==> flow/design.v <==
module axi_s_to_fifos #(
    parameter integer FIFO_DEPTH = 32,
    parameter integer C_DATA_WIDTH = 32
)(
    input  logic                     clk,
    input  logic                     nrst,
    input  logic [31:0]  awaddr,
    input  logic [3:0]               awprot,
    input  logic                     awvalid,
    output logic                     awready,
    input  logic [C_DATA_WIDTH-1:0]  wdata,
    input  logic [C_DATA_WIDTH/8-1:0] wstrb,
    input  logic                     wvalid,
    output logic                     wready,
    output logic [1:0]               bresp,
    output logic                     bvalid,
    input  logic                     bready,
    input  logic [31:0]  araddr,
    input  logic [3:0]               arprot,
    input  logic                     arvalid,
    output logic                     arready,
    output logic [C_DATA_WIDTH-1:0]  rdata,
    output logic [1:0]               rresp,
    output logic                     rvalid,
    input  logic                     rready,
    input logic [C_DATA_WIDTH-1:0]  fifo_wdata,
    output logic                    fifo_full,
    output logic                    fifo_almost_full,
    input logic                     fifo_wena,
    output logic [C_DATA_WIDTH-1:0] fifo_rdata,
    output logic                    fifo_empty,
    output logic                    fifo_almost_empty,
    input logic                     fifo_rena
);
    localparam ADDR_STATUS  = 0;
    localparam ADDR_WRITE   = 1;
    localparam ADDR_READ    = 2;
    localparam BYTES        = C_DATA_WIDTH/8;
    localparam ADDR_LSB     = $clog2(BYTES); 
    logic [C_DATA_WIDTH-1:0]    reg_write   [0:FIFO_DEPTH-1];
    logic [C_DATA_WIDTH-1:0]    reg_read    [0:FIFO_DEPTH-1];
    logic [31:0]                araddr_reg;
    logic [31:0]                awaddr_reg;
    logic [C_DATA_WIDTH-1:0]    wdata_reg;
    logic full2;
    logic almost_full2;
    logic empty2;
    logic almost_empty2;
    logic full1;
    logic almost_full1;
    logic empty1;
    logic almost_empty1;
    logic wrote_axi;
    logic rd_pop;
    logic push_fifo1;
    logic pop_fifo1;
    logic push_fifo2;
    logic pop_fifo2;
    localparam int INDEX_W = $clog2(FIFO_DEPTH);
    logic [INDEX_W-1:0] write_index_axi, read_index_axi;
    logic [INDEX_W-1:0] write_index_fifo, read_index_fifo;
    logic [INDEX_W:0]   size_fifo1, size_fifo2;
    typedef enum logic {
        IDLE_READ,
        READ_DATA
    } state_read;
    state_read state_r;
    always_ff @(posedge clk or negedge nrst) begin
        if (!nrst) begin
            arready             <= 0;
            araddr_reg          <= 0;
            rdata               <= 0;
            rresp               <= 0;
            rvalid              <= 0;
            state_r             <= IDLE_READ;
            read_index_axi      <= 0;
            rd_pop              <= 0;
        end else begin
            case (state_r)
                IDLE_READ: begin
                    arready     <= 1;
                    if (arvalid && arready) begin
                        araddr_reg  <= araddr;
                        state_r     <= READ_DATA;
                        arready <= 0;
                    end
                end
                READ_DATA: begin
                    if (!rvalid) begin
                        rvalid  <= 1;
                        rresp   <= 0;
                        rd_pop  <= (araddr_reg[31:ADDR_LSB] == ADDR_READ) && !empty1;
                        if (araddr_reg[31:ADDR_LSB] == ADDR_STATUS) begin
                            rdata   <= {28'b0,
                                        full2,
                                        almost_full2,
                                        empty1,
                                        almost_empty1};
                        end else if (araddr_reg[31:ADDR_LSB] == ADDR_READ && !empty1) begin
                            rdata   <= reg_read[read_index_axi];
                        end else begin
                            rdata   <= 0;
                        end
                    end else if (rready) begin
                        if (rd_pop) begin
                            read_index_axi <= read_index_axi + 1;
                            if (read_index_axi == FIFO_DEPTH - 1) begin
                                read_index_axi <= 0;
                            end
                        end
                        rvalid  <= 0;
                        state_r <= IDLE_READ;
                    end
                end
                default: begin
                    state_r <= IDLE_READ;
                end
            endcase
        end
    end
    always_ff @(posedge clk or negedge nrst) begin
        if (!nrst) begin
            for (int i = 0; i < FIFO_DEPTH; i++) begin
                reg_read[i]     <= '0;
            end
            write_index_fifo    <= 0;
        end else begin
            if (fifo_wena && !full1) begin
                reg_read[write_index_fifo] <= fifo_wdata;
                write_index_fifo <= write_index_fifo + 1;
                if (write_index_fifo == FIFO_DEPTH - 1) begin
                    write_index_fifo <= 0;
                end
            end
        end
    end
    always_comb begin
        push_fifo1 = (fifo_wena && !full1);
        pop_fifo1 = rd_pop && (state_r == READ_DATA) && (rready && rvalid);
    end
    always_ff @(posedge clk or negedge nrst) begin
        if (!nrst) begin
            size_fifo1 <= FIFO_DEPTH;
        end else begin
            size_fifo1 <= size_fifo1 + pop_fifo1 - push_fifo1;
        end
    end
    typedef enum logic [1:0] {
        IDLE_WRITE,
        HAVE_AW,
        HAVE_W,
        RESP
    } state_write;
    state_write state_w;
    always_ff @(posedge clk or negedge nrst) begin
        if (!nrst) begin
            awready         <= 0;
            wready          <= 0;
            bvalid          <= 0;
            bresp           <= 0;
            awaddr_reg      <= 0;
            wdata_reg       <= 0;
            wrote_axi       <= 0;
            write_index_axi <= 0;
            state_w         <= IDLE_WRITE;
            for (int i = 0; i < FIFO_DEPTH; i++) begin
                reg_write[i] <= '0;
            end
        end else begin
            case (state_w)
                IDLE_WRITE: begin
                    awready <= 1;
                    wready  <= 1;
                    wrote_axi   <= 0;
                    if ((wvalid && wready) && (awvalid && awready)) begin
                        wdata_reg   <= wdata;
                        awaddr_reg  <= awaddr;
                        wready      <= 0;
                        awready     <= 0;
                        state_w     <= RESP;
                    end else if (awvalid && awready) begin
                        awaddr_reg  <= awaddr;
                        awready     <= 0;
                        state_w     <= HAVE_AW;
                    end else if (wvalid && wready) begin
                        wdata_reg   <= wdata;
                        wready      <= 0;
                        state_w     <= HAVE_W;
                    end
                end
                HAVE_AW: begin
                    wready  <= 1;
                    if (wvalid && wready) begin
                        wdata_reg   <= wdata;
                        wready      <= 0;
                        state_w     <= RESP;
                    end
                end
                HAVE_W: begin
                    awready <= 1;
                    if (awvalid && awready) begin
                        awaddr_reg  <= awaddr;
                        awready     <= 0;
                        state_w     <= RESP;
                    end
                end
                RESP: begin
                    if (awaddr_reg[31:ADDR_LSB] == ADDR_WRITE && !wrote_axi && !full2) begin
                        reg_write[write_index_axi] <= wdata_reg;
                        write_index_axi <= write_index_axi + 1;
                        if (write_index_axi == FIFO_DEPTH - 1) begin
                            write_index_axi <= 0;
                        end
                        wrote_axi <= 1;
                    end
                    bvalid  <= 1;
                    bresp   <= 0;
                    if (bready && bvalid) begin
                        bvalid  <= 0;
                        state_w <= IDLE_WRITE;
                    end
                end
                default: begin
                    state_w <= IDLE_WRITE;
                end
            endcase
        end
    end
    always_ff @(posedge clk or negedge nrst) begin
        if (!nrst) begin
            read_index_fifo <= 0;
        end else begin
            if (fifo_rena && !empty2) begin
                read_index_fifo <= read_index_fifo + 1;
                if (read_index_fifo == FIFO_DEPTH - 1) begin
                    read_index_fifo <= 0;
                end
            end
        end
    end
    always_comb begin
        pop_fifo2 = (fifo_rena && !empty2);
        push_fifo2 = (awaddr_reg[31:ADDR_LSB] == ADDR_WRITE && !wrote_axi && !full2) && (state_w == RESP);
    end
    always_ff @(posedge clk or negedge nrst) begin
        if (!nrst) begin
            size_fifo2 <= FIFO_DEPTH;
        end else begin
            size_fifo2 <= size_fifo2 + pop_fifo2 - push_fifo2;
        end
    end
    always_comb fifo_rdata = reg_write[read_index_fifo];
    always_comb begin
        empty2        = size_fifo2 == FIFO_DEPTH;
        almost_empty2 = size_fifo2 == (FIFO_DEPTH - 1);
        full2         = size_fifo2 == 0;
        almost_full2  = size_fifo2 == 1;
        empty1         = size_fifo1 == FIFO_DEPTH;
        almost_empty1  = size_fifo1 == (FIFO_DEPTH - 1);
        full1          = size_fifo1 == 0;
        almost_full1   = size_fifo1 == 1;
        fifo_full           = full1;
        fifo_almost_full    = almost_full1;
        fifo_empty          = empty2;
        fifo_almost_empty   = almost_empty2;
    end
endmodule
## Step by step through the tools: axi_s_to_fifos

Tool output for the design above, in the order of the flow.
Line numbers count from 1 in the design file above.
Library cell names are shortened.
A cell with n/a has no value.

| set-up | value |
|---|---|
| top module | axi_s_to_fifos |
| clock port | clk |
| library | sky130hd |
| timing corner | tt_025C_1v80 |

## Elaborated design

Yosys after proc, flatten, opt, wreduce and memory -nomap, before mapping. Print and check cells are not counted. Equal cells are merged and count once.

| bit counts | value |
|---|---|
| register bits | 2218 |
| bits of input ports | 149 |
| output and inout bits | 77 |
| cells after elaboration | 373 |

| operators by class | value |
|---|---|
| $add $sub $neg | 8 |
| eq/ne operators | 141 |
| multiplexer cells | 37 |
| bitwise operators | 2 |
| reductions and logical operators | 102 |

Operators by type and width:

| cell | count |
|---|---|
| 32-bit parallel mux with 32-bit select | 2 |
| 5-bit equality test (second input constant) | 64 |
| 32-bit 2-to-1 mux | 7 |
| 5-bit by 4-bit equality test with 1-bit output (second input constant) | 32 |
| 32-bit parallel mux with 2-bit select | 2 |
| 3-bit AND reduction | 32 |
| 5-bit by 3-bit equality test with 1-bit output (second input constant) | 16 |
| 2-bit AND reduction | 37 |
| 5-bit by 2-bit equality test with 1-bit output (second input constant) | 8 |
| 30-bit by 1-bit equality test with 1-bit output (second input constant) | 1 |
| 30-bit by 2-bit equality test with 1-bit output (second input constant) | 1 |
| 30-bit logical NOT | 1 |
| 5-bit by 1-bit adder with 5-bit output (second input constant) | 4 |
| 5-bit by 1-bit equality test with 1-bit output (second input constant) | 4 |
| 5-bit logical NOT | 4 |
| 5-bit 2-to-1 mux | 4 |
| 1-bit logical AND | 14 |
| 6-bit by 1-bit adder with 6-bit output | 2 |
| 6-bit by 1-bit subtractor with 6-bit output | 2 |
| 6-bit by 1-bit equality test with 1-bit output (second input constant) | 2 |
| 6-bit by 5-bit equality test with 1-bit output (second input constant) | 2 |
| 6-bit equality test (second input constant) | 2 |
| 6-bit logical NOT | 2 |
| 2-bit 2-to-1 mux | 6 |
| 1-bit 2-to-1 mux | 11 |
| 2-bit != test (second input constant) | 4 |
| 2-bit parallel mux with 4-bit select | 1 |
| 1-bit parallel mux with 2-bit select | 4 |

Not listed: further kinds 11, cells in them 19.

## Depth

Yosys ltp: most cells in a row. Word level: on the elaborated netlist, between registers, memories and ports. Mapped: between sequential cells and ports; inverters and the memories' decode and read muxes count.

| logic depth | value |
|---|---|
| depth after elaboration | 5 |
| ABC_AREA | 0 |
| depth in mapped cells | 16 |
| depth with buffers taken out | 15 |

## After synthesis

Source: synth_stat.txt of the flow (Yosys; design flattened, memories mapped). It holds for the ABC_AREA given above (unset counts as 0); a run with the other value may have another netlist.
The area totals of this step are shown rounded.

Cells by type:

| cell type | count |
|---|---|
| dfrtp_1 | 2213 |
| mux2_2 | 2200 |
| a22oi_1 | 372 |
| mux2i_1 | 198 |
| clkbuf_1 | 416 |
| nand2_1 | 200 |
| a22o_1 | 83 |
| buf_2 | 144 |
| a221oi_1 | 82 |
| a222oi_1 | 61 |
| o21ai_0 | 118 |
| ha_1 | 46 |
| nor2_1 | 147 |
| o22ai_1 | 84 |
| buf_1 | 110 |
| a21oi_1 | 76 |
| nand3_1 | 73 |
| nand4_1 | 52 |

Other cell types: 70; their cells: 642.

| mapped netlist | value |
|---|---|
| standard cells after synthesis | 7317 |
| chip area (Yosys) | 98820 sq um |
| area of sequential cells | 55460 sq um |
| flip-flops | 2216 |
| buffer cells | 683 |

## Path before layout

Source: OpenSTA report_checks on the synthesized netlist (no wires, ideal clock, input and output delay 20% of the period each), path of least setup slack; recovery checks are left aside. Register names are those of the netlist, which keeps one name where synthesis merged equal registers.

| timing post-synthesis | value |
|---|---|
| kind | register -> output |
| start point | register read_index_fifo[2] |
| end point | output fifo_rdata[13] |
| clock period | 8000 ps |
| output delay | 1600 ps |
| time at the first pin | 0 ps |
| data arrival time | 2383 ps |
| required time | 6400 ps |
| setup slack | 4017 ps |
| path delay | 2383 ps |
| stages on the path | 11 |
| period reached after synthesis | 3983 ps |

"path delay" = arrival - input delay + setup time.
A path that ends at an output port has no setup time.
"stages on the path": output pins that drive a net of the path, with the launching flip-flop's if there is one; two outputs of one cell count as two.
"period reached after synthesis" = period - worst setup slack (recovery checks aside). The figure is calculated, with input and output delays left at 20% of the set period.
Between the ends stands the longest chain of elaborated cells between them, by number of cells; it is not shown to be the way that was timed. Of several equally long chains one is given.
A line is the first line of the expression or statement that the cell stems from. Yosys adds cells for indexed reads and writes and turns some case tables into memories.
At most two assigning lines are given for a register; there are more.

| between the ends, post-synthesis | value |
|---|---|
| cells stage by stage | dfrtp_1 buf_2 buf_2 nand2_1 nor2_1 ha_1 clkbuf_1 a222oi_1 nand2_1 or4_1 o32a_1 |
| cells in the longest elaborated chain | 2 |
| elaborated cells between the ends (all ways) | 33 |
| classes of those cells | 31 x eq/ne; 1 x mux; 1 x reduce/logical |

RTL lines, path post-synthesis:

| element | line | source |
|---|---|---|
| from (decl) | 61 | `logic [INDEX_W-1:0] write_index_fifo, read_index_fifo;` |
| from (assign) | 231 | `read_index_fifo <= 0;` |
| from (assign) | 234 | `read_index_fifo <= read_index_fifo + 1;` |
| 5-bit equality test | 252 | `always_comb fifo_rdata = reg_write[read_index_fifo];` |
| 32-bit parallel mux with 32-bit select | 252 |  |
| to (decl) | 30 | `output logic [C_DATA_WIDTH-1:0] fifo_rdata,` |

## Timing after layout

From the final timing report of flow run 1: the path of least setup slack in the routed layout; clock arrival at registers is part of the times.
The path's times are printed in steps of 10 ps; the period is the one set.

| timing after layout | value |
|---|---|
| kind | register -> output |
| start point | register read_index_fifo[4] |
| end point | output fifo_rdata[25] |
| clock period | 10200 ps |
| output delay | 2040 ps |
| time at the first pin | 930 ps |
| data arrival time | 6230 ps |
| required time | 8160 ps |
| setup slack | 1930 ps |
| stages on the path | 11 |

Between the ends stands the longest chain of elaborated cells between them, by number of cells; it is not shown to be the way that was timed. Of several equally long chains one is given.
At most two assigning lines are given for a register; there are more.

| between the ends, after layout | value |
|---|---|
| cells stage by stage | dfrtp_4 buf_4 nand2_2 buf_4 nor2_4 buf_4 a22oi_1 nand2_1 nor3_1 a31oi_1 clkdlybuf4s50_1 |
| cells in the longest elaborated chain | 2 |
| elaborated cells between the ends (all ways) | 33 |
| classes of those cells | 31 x eq/ne; 1 x mux; 1 x reduce/logical |

RTL lines, path after layout:

| element | line | source |
|---|---|---|
| from (decl) | 61 | `logic [INDEX_W-1:0] write_index_fifo, read_index_fifo;` |
| from (assign) | 231 | `read_index_fifo <= 0;` |
| from (assign) | 234 | `read_index_fifo <= read_index_fifo + 1;` |
| 5-bit equality test | 252 | `always_comb fifo_rdata = reg_write[read_index_fifo];` |
| 32-bit parallel mux with 32-bit select | 252 |  |
| to (decl) | 30 | `output logic [C_DATA_WIDTH-1:0] fifo_rdata,` |

Add stored flow runs of axi_s_to_fifos

Below are 3 stored runs of the flow (Yosys, OpenROAD; platform sky130hd) on axi_s_to_fifos, each with its settings and what was measured, unordered. Constraints: input delay and output delay 20% of the set period each, output load 0.01 pF.
By "achieved clock period" is meant the clock period of the run minus its worst setup slack. This is arithmetic on one report: input and output delays are still those of the set period (20% each).
"power consumption" rests on the timing tool's default activity at the inputs, not on a simulated workload.
Values from the reports are rounded here.

## Flow run 1

==> flow/run.sh <==
#!/bin/bash
# the make line also repeats the synthesis and layout settings of config.mk as NAME=value (left out here)
make -C /OpenROAD-flow-scripts/flow DESIGN_CONFIG=/design/flow/config.mk WORK_HOME=/design/flow/orfs CLKGATE_MAP_FILE= finish
==> flow/config.mk <==
export PLATFORM = sky130hd
export DESIGN_NAME = axi_s_to_fifos
export DESIGN_NICKNAME = axi_s_to_fifos
export VERILOG_FILES = /design/flow/design.v
export SDC_FILE = /design/flow/constraint.sdc
export NUM_CORES = 4
export LEC_CHECK = 0
export CAP_MARGIN = 20
export CELL_PAD_IN_SITES_GLOBAL_PLACEMENT = 0
export CORE_MARGIN = 3
export CORE_UTILIZATION = 18
export CTS_CLUSTER_SIZE = 34
export PLACE_DENSITY_LB_ADDON = 0.0
export SLEW_MARGIN = 20
==> flow/constraint.sdc <==
create_clock -name core_clock -period 10.2 [get_ports {clk}]
set_input_delay 2.0400 -clock core_clock [delete_from_list [all_inputs] [get_ports {clk}]]
set_output_delay 2.0400 -clock core_clock [all_outputs]
set_load 0.01 [all_outputs]

| result of flow run 1 | value |
|---|---|
| power consumption | 27.70 mW |
| area of the synthesized netlist | 98820 sq um |
| worst hold slack in the final report | 479 ps |
| full die area | 557900 sq um |
| worst setup slack after layout | 1928 ps |
| standard-cell area of the final layout | 121500 sq um |
| achieved clock period | 8272 ps |
| summed negative setup slack | 0 ps |
| utilization in the final report | 0.223 |

## Flow run 2

==> flow/run.sh <==
#!/bin/bash
# the make line also repeats the synthesis and layout settings of config.mk as NAME=value (left out here)
make -C /OpenROAD-flow-scripts/flow DESIGN_CONFIG=/design/flow/config.mk WORK_HOME=/design/flow/orfs CLKGATE_MAP_FILE= finish
==> flow/config.mk <==
export PLATFORM = sky130hd
export DESIGN_NAME = axi_s_to_fifos
export DESIGN_NICKNAME = axi_s_to_fifos
export VERILOG_FILES = /design/flow/design.v
export SDC_FILE = /design/flow/constraint.sdc
export NUM_CORES = 4
export LEC_CHECK = 0
export CAP_MARGIN = 20
export CORE_MARGIN = 2
export CORE_UTILIZATION = 40
export SLEW_MARGIN = 20
==> flow/constraint.sdc <==
create_clock -name core_clock -period 8.0 [get_ports {clk}]
set_input_delay 1.6000 -clock core_clock [delete_from_list [all_inputs] [get_ports {clk}]]
set_output_delay 1.6000 -clock core_clock [all_outputs]
set_load 0.01 [all_outputs]

| result of flow run 2 | value |
|---|---|
| power consumption | 31.67 mW |
| area of the synthesized netlist | 98820 sq um |
| worst hold slack in the final report | 489 ps |
| full die area | 251000 sq um |
| worst setup slack after layout | 715 ps |
| standard-cell area of the final layout | 113100 sq um |
| achieved clock period | 7285 ps |
| summed negative setup slack | 0 ps |
| utilization in the final report | 0.46 |

## Flow run 3

==> flow/run.sh <==
#!/bin/bash
# the make line also repeats the synthesis and layout settings of config.mk as NAME=value (left out here)
make -C /OpenROAD-flow-scripts/flow DESIGN_CONFIG=/design/flow/config.mk WORK_HOME=/design/flow/orfs CLKGATE_MAP_FILE= finish
==> flow/config.mk <==
export PLATFORM = sky130hd
export DESIGN_NAME = axi_s_to_fifos
export DESIGN_NICKNAME = axi_s_to_fifos
export VERILOG_FILES = /design/flow/design.v
export SDC_FILE = /design/flow/constraint.sdc
export NUM_CORES = 4
export LEC_CHECK = 0
export ABC_AREA = 0
export CAP_MARGIN = 20
export CELL_PAD_IN_SITES_GLOBAL_PLACEMENT = 0
export CORE_MARGIN = 8
export CORE_UTILIZATION = 67
export CTS_CLUSTER_SIZE = 15
export GPL_TIMING_DRIVEN = 1
export HOLD_SLACK_MARGIN = 0.26
export MAX_ROUTING_LAYER = met4
export PLACE_DENSITY_LB_ADDON = 0.18
export SLEW_MARGIN = 20
==> flow/constraint.sdc <==
create_clock -name core_clock -period 9.98 [get_ports {clk}]
set_input_delay 1.9960 -clock core_clock [delete_from_list [all_inputs] [get_ports {clk}]]
set_output_delay 1.9960 -clock core_clock [all_outputs]
set_load 0.01 [all_outputs]

| result of flow run 3 | value |
|---|---|
| power consumption | 24.72 mW |
| area of the synthesized netlist | 98820 sq um |
| worst hold slack in the final report | 489 ps |
| full die area | 160000 sq um |
| worst setup slack after layout | 2218 ps |
| standard-cell area of the final layout | 110400 sq um |
| achieved clock period | 7762 ps |
| summed negative setup slack | 0 ps |
| utilization in the final report | 0.75 |
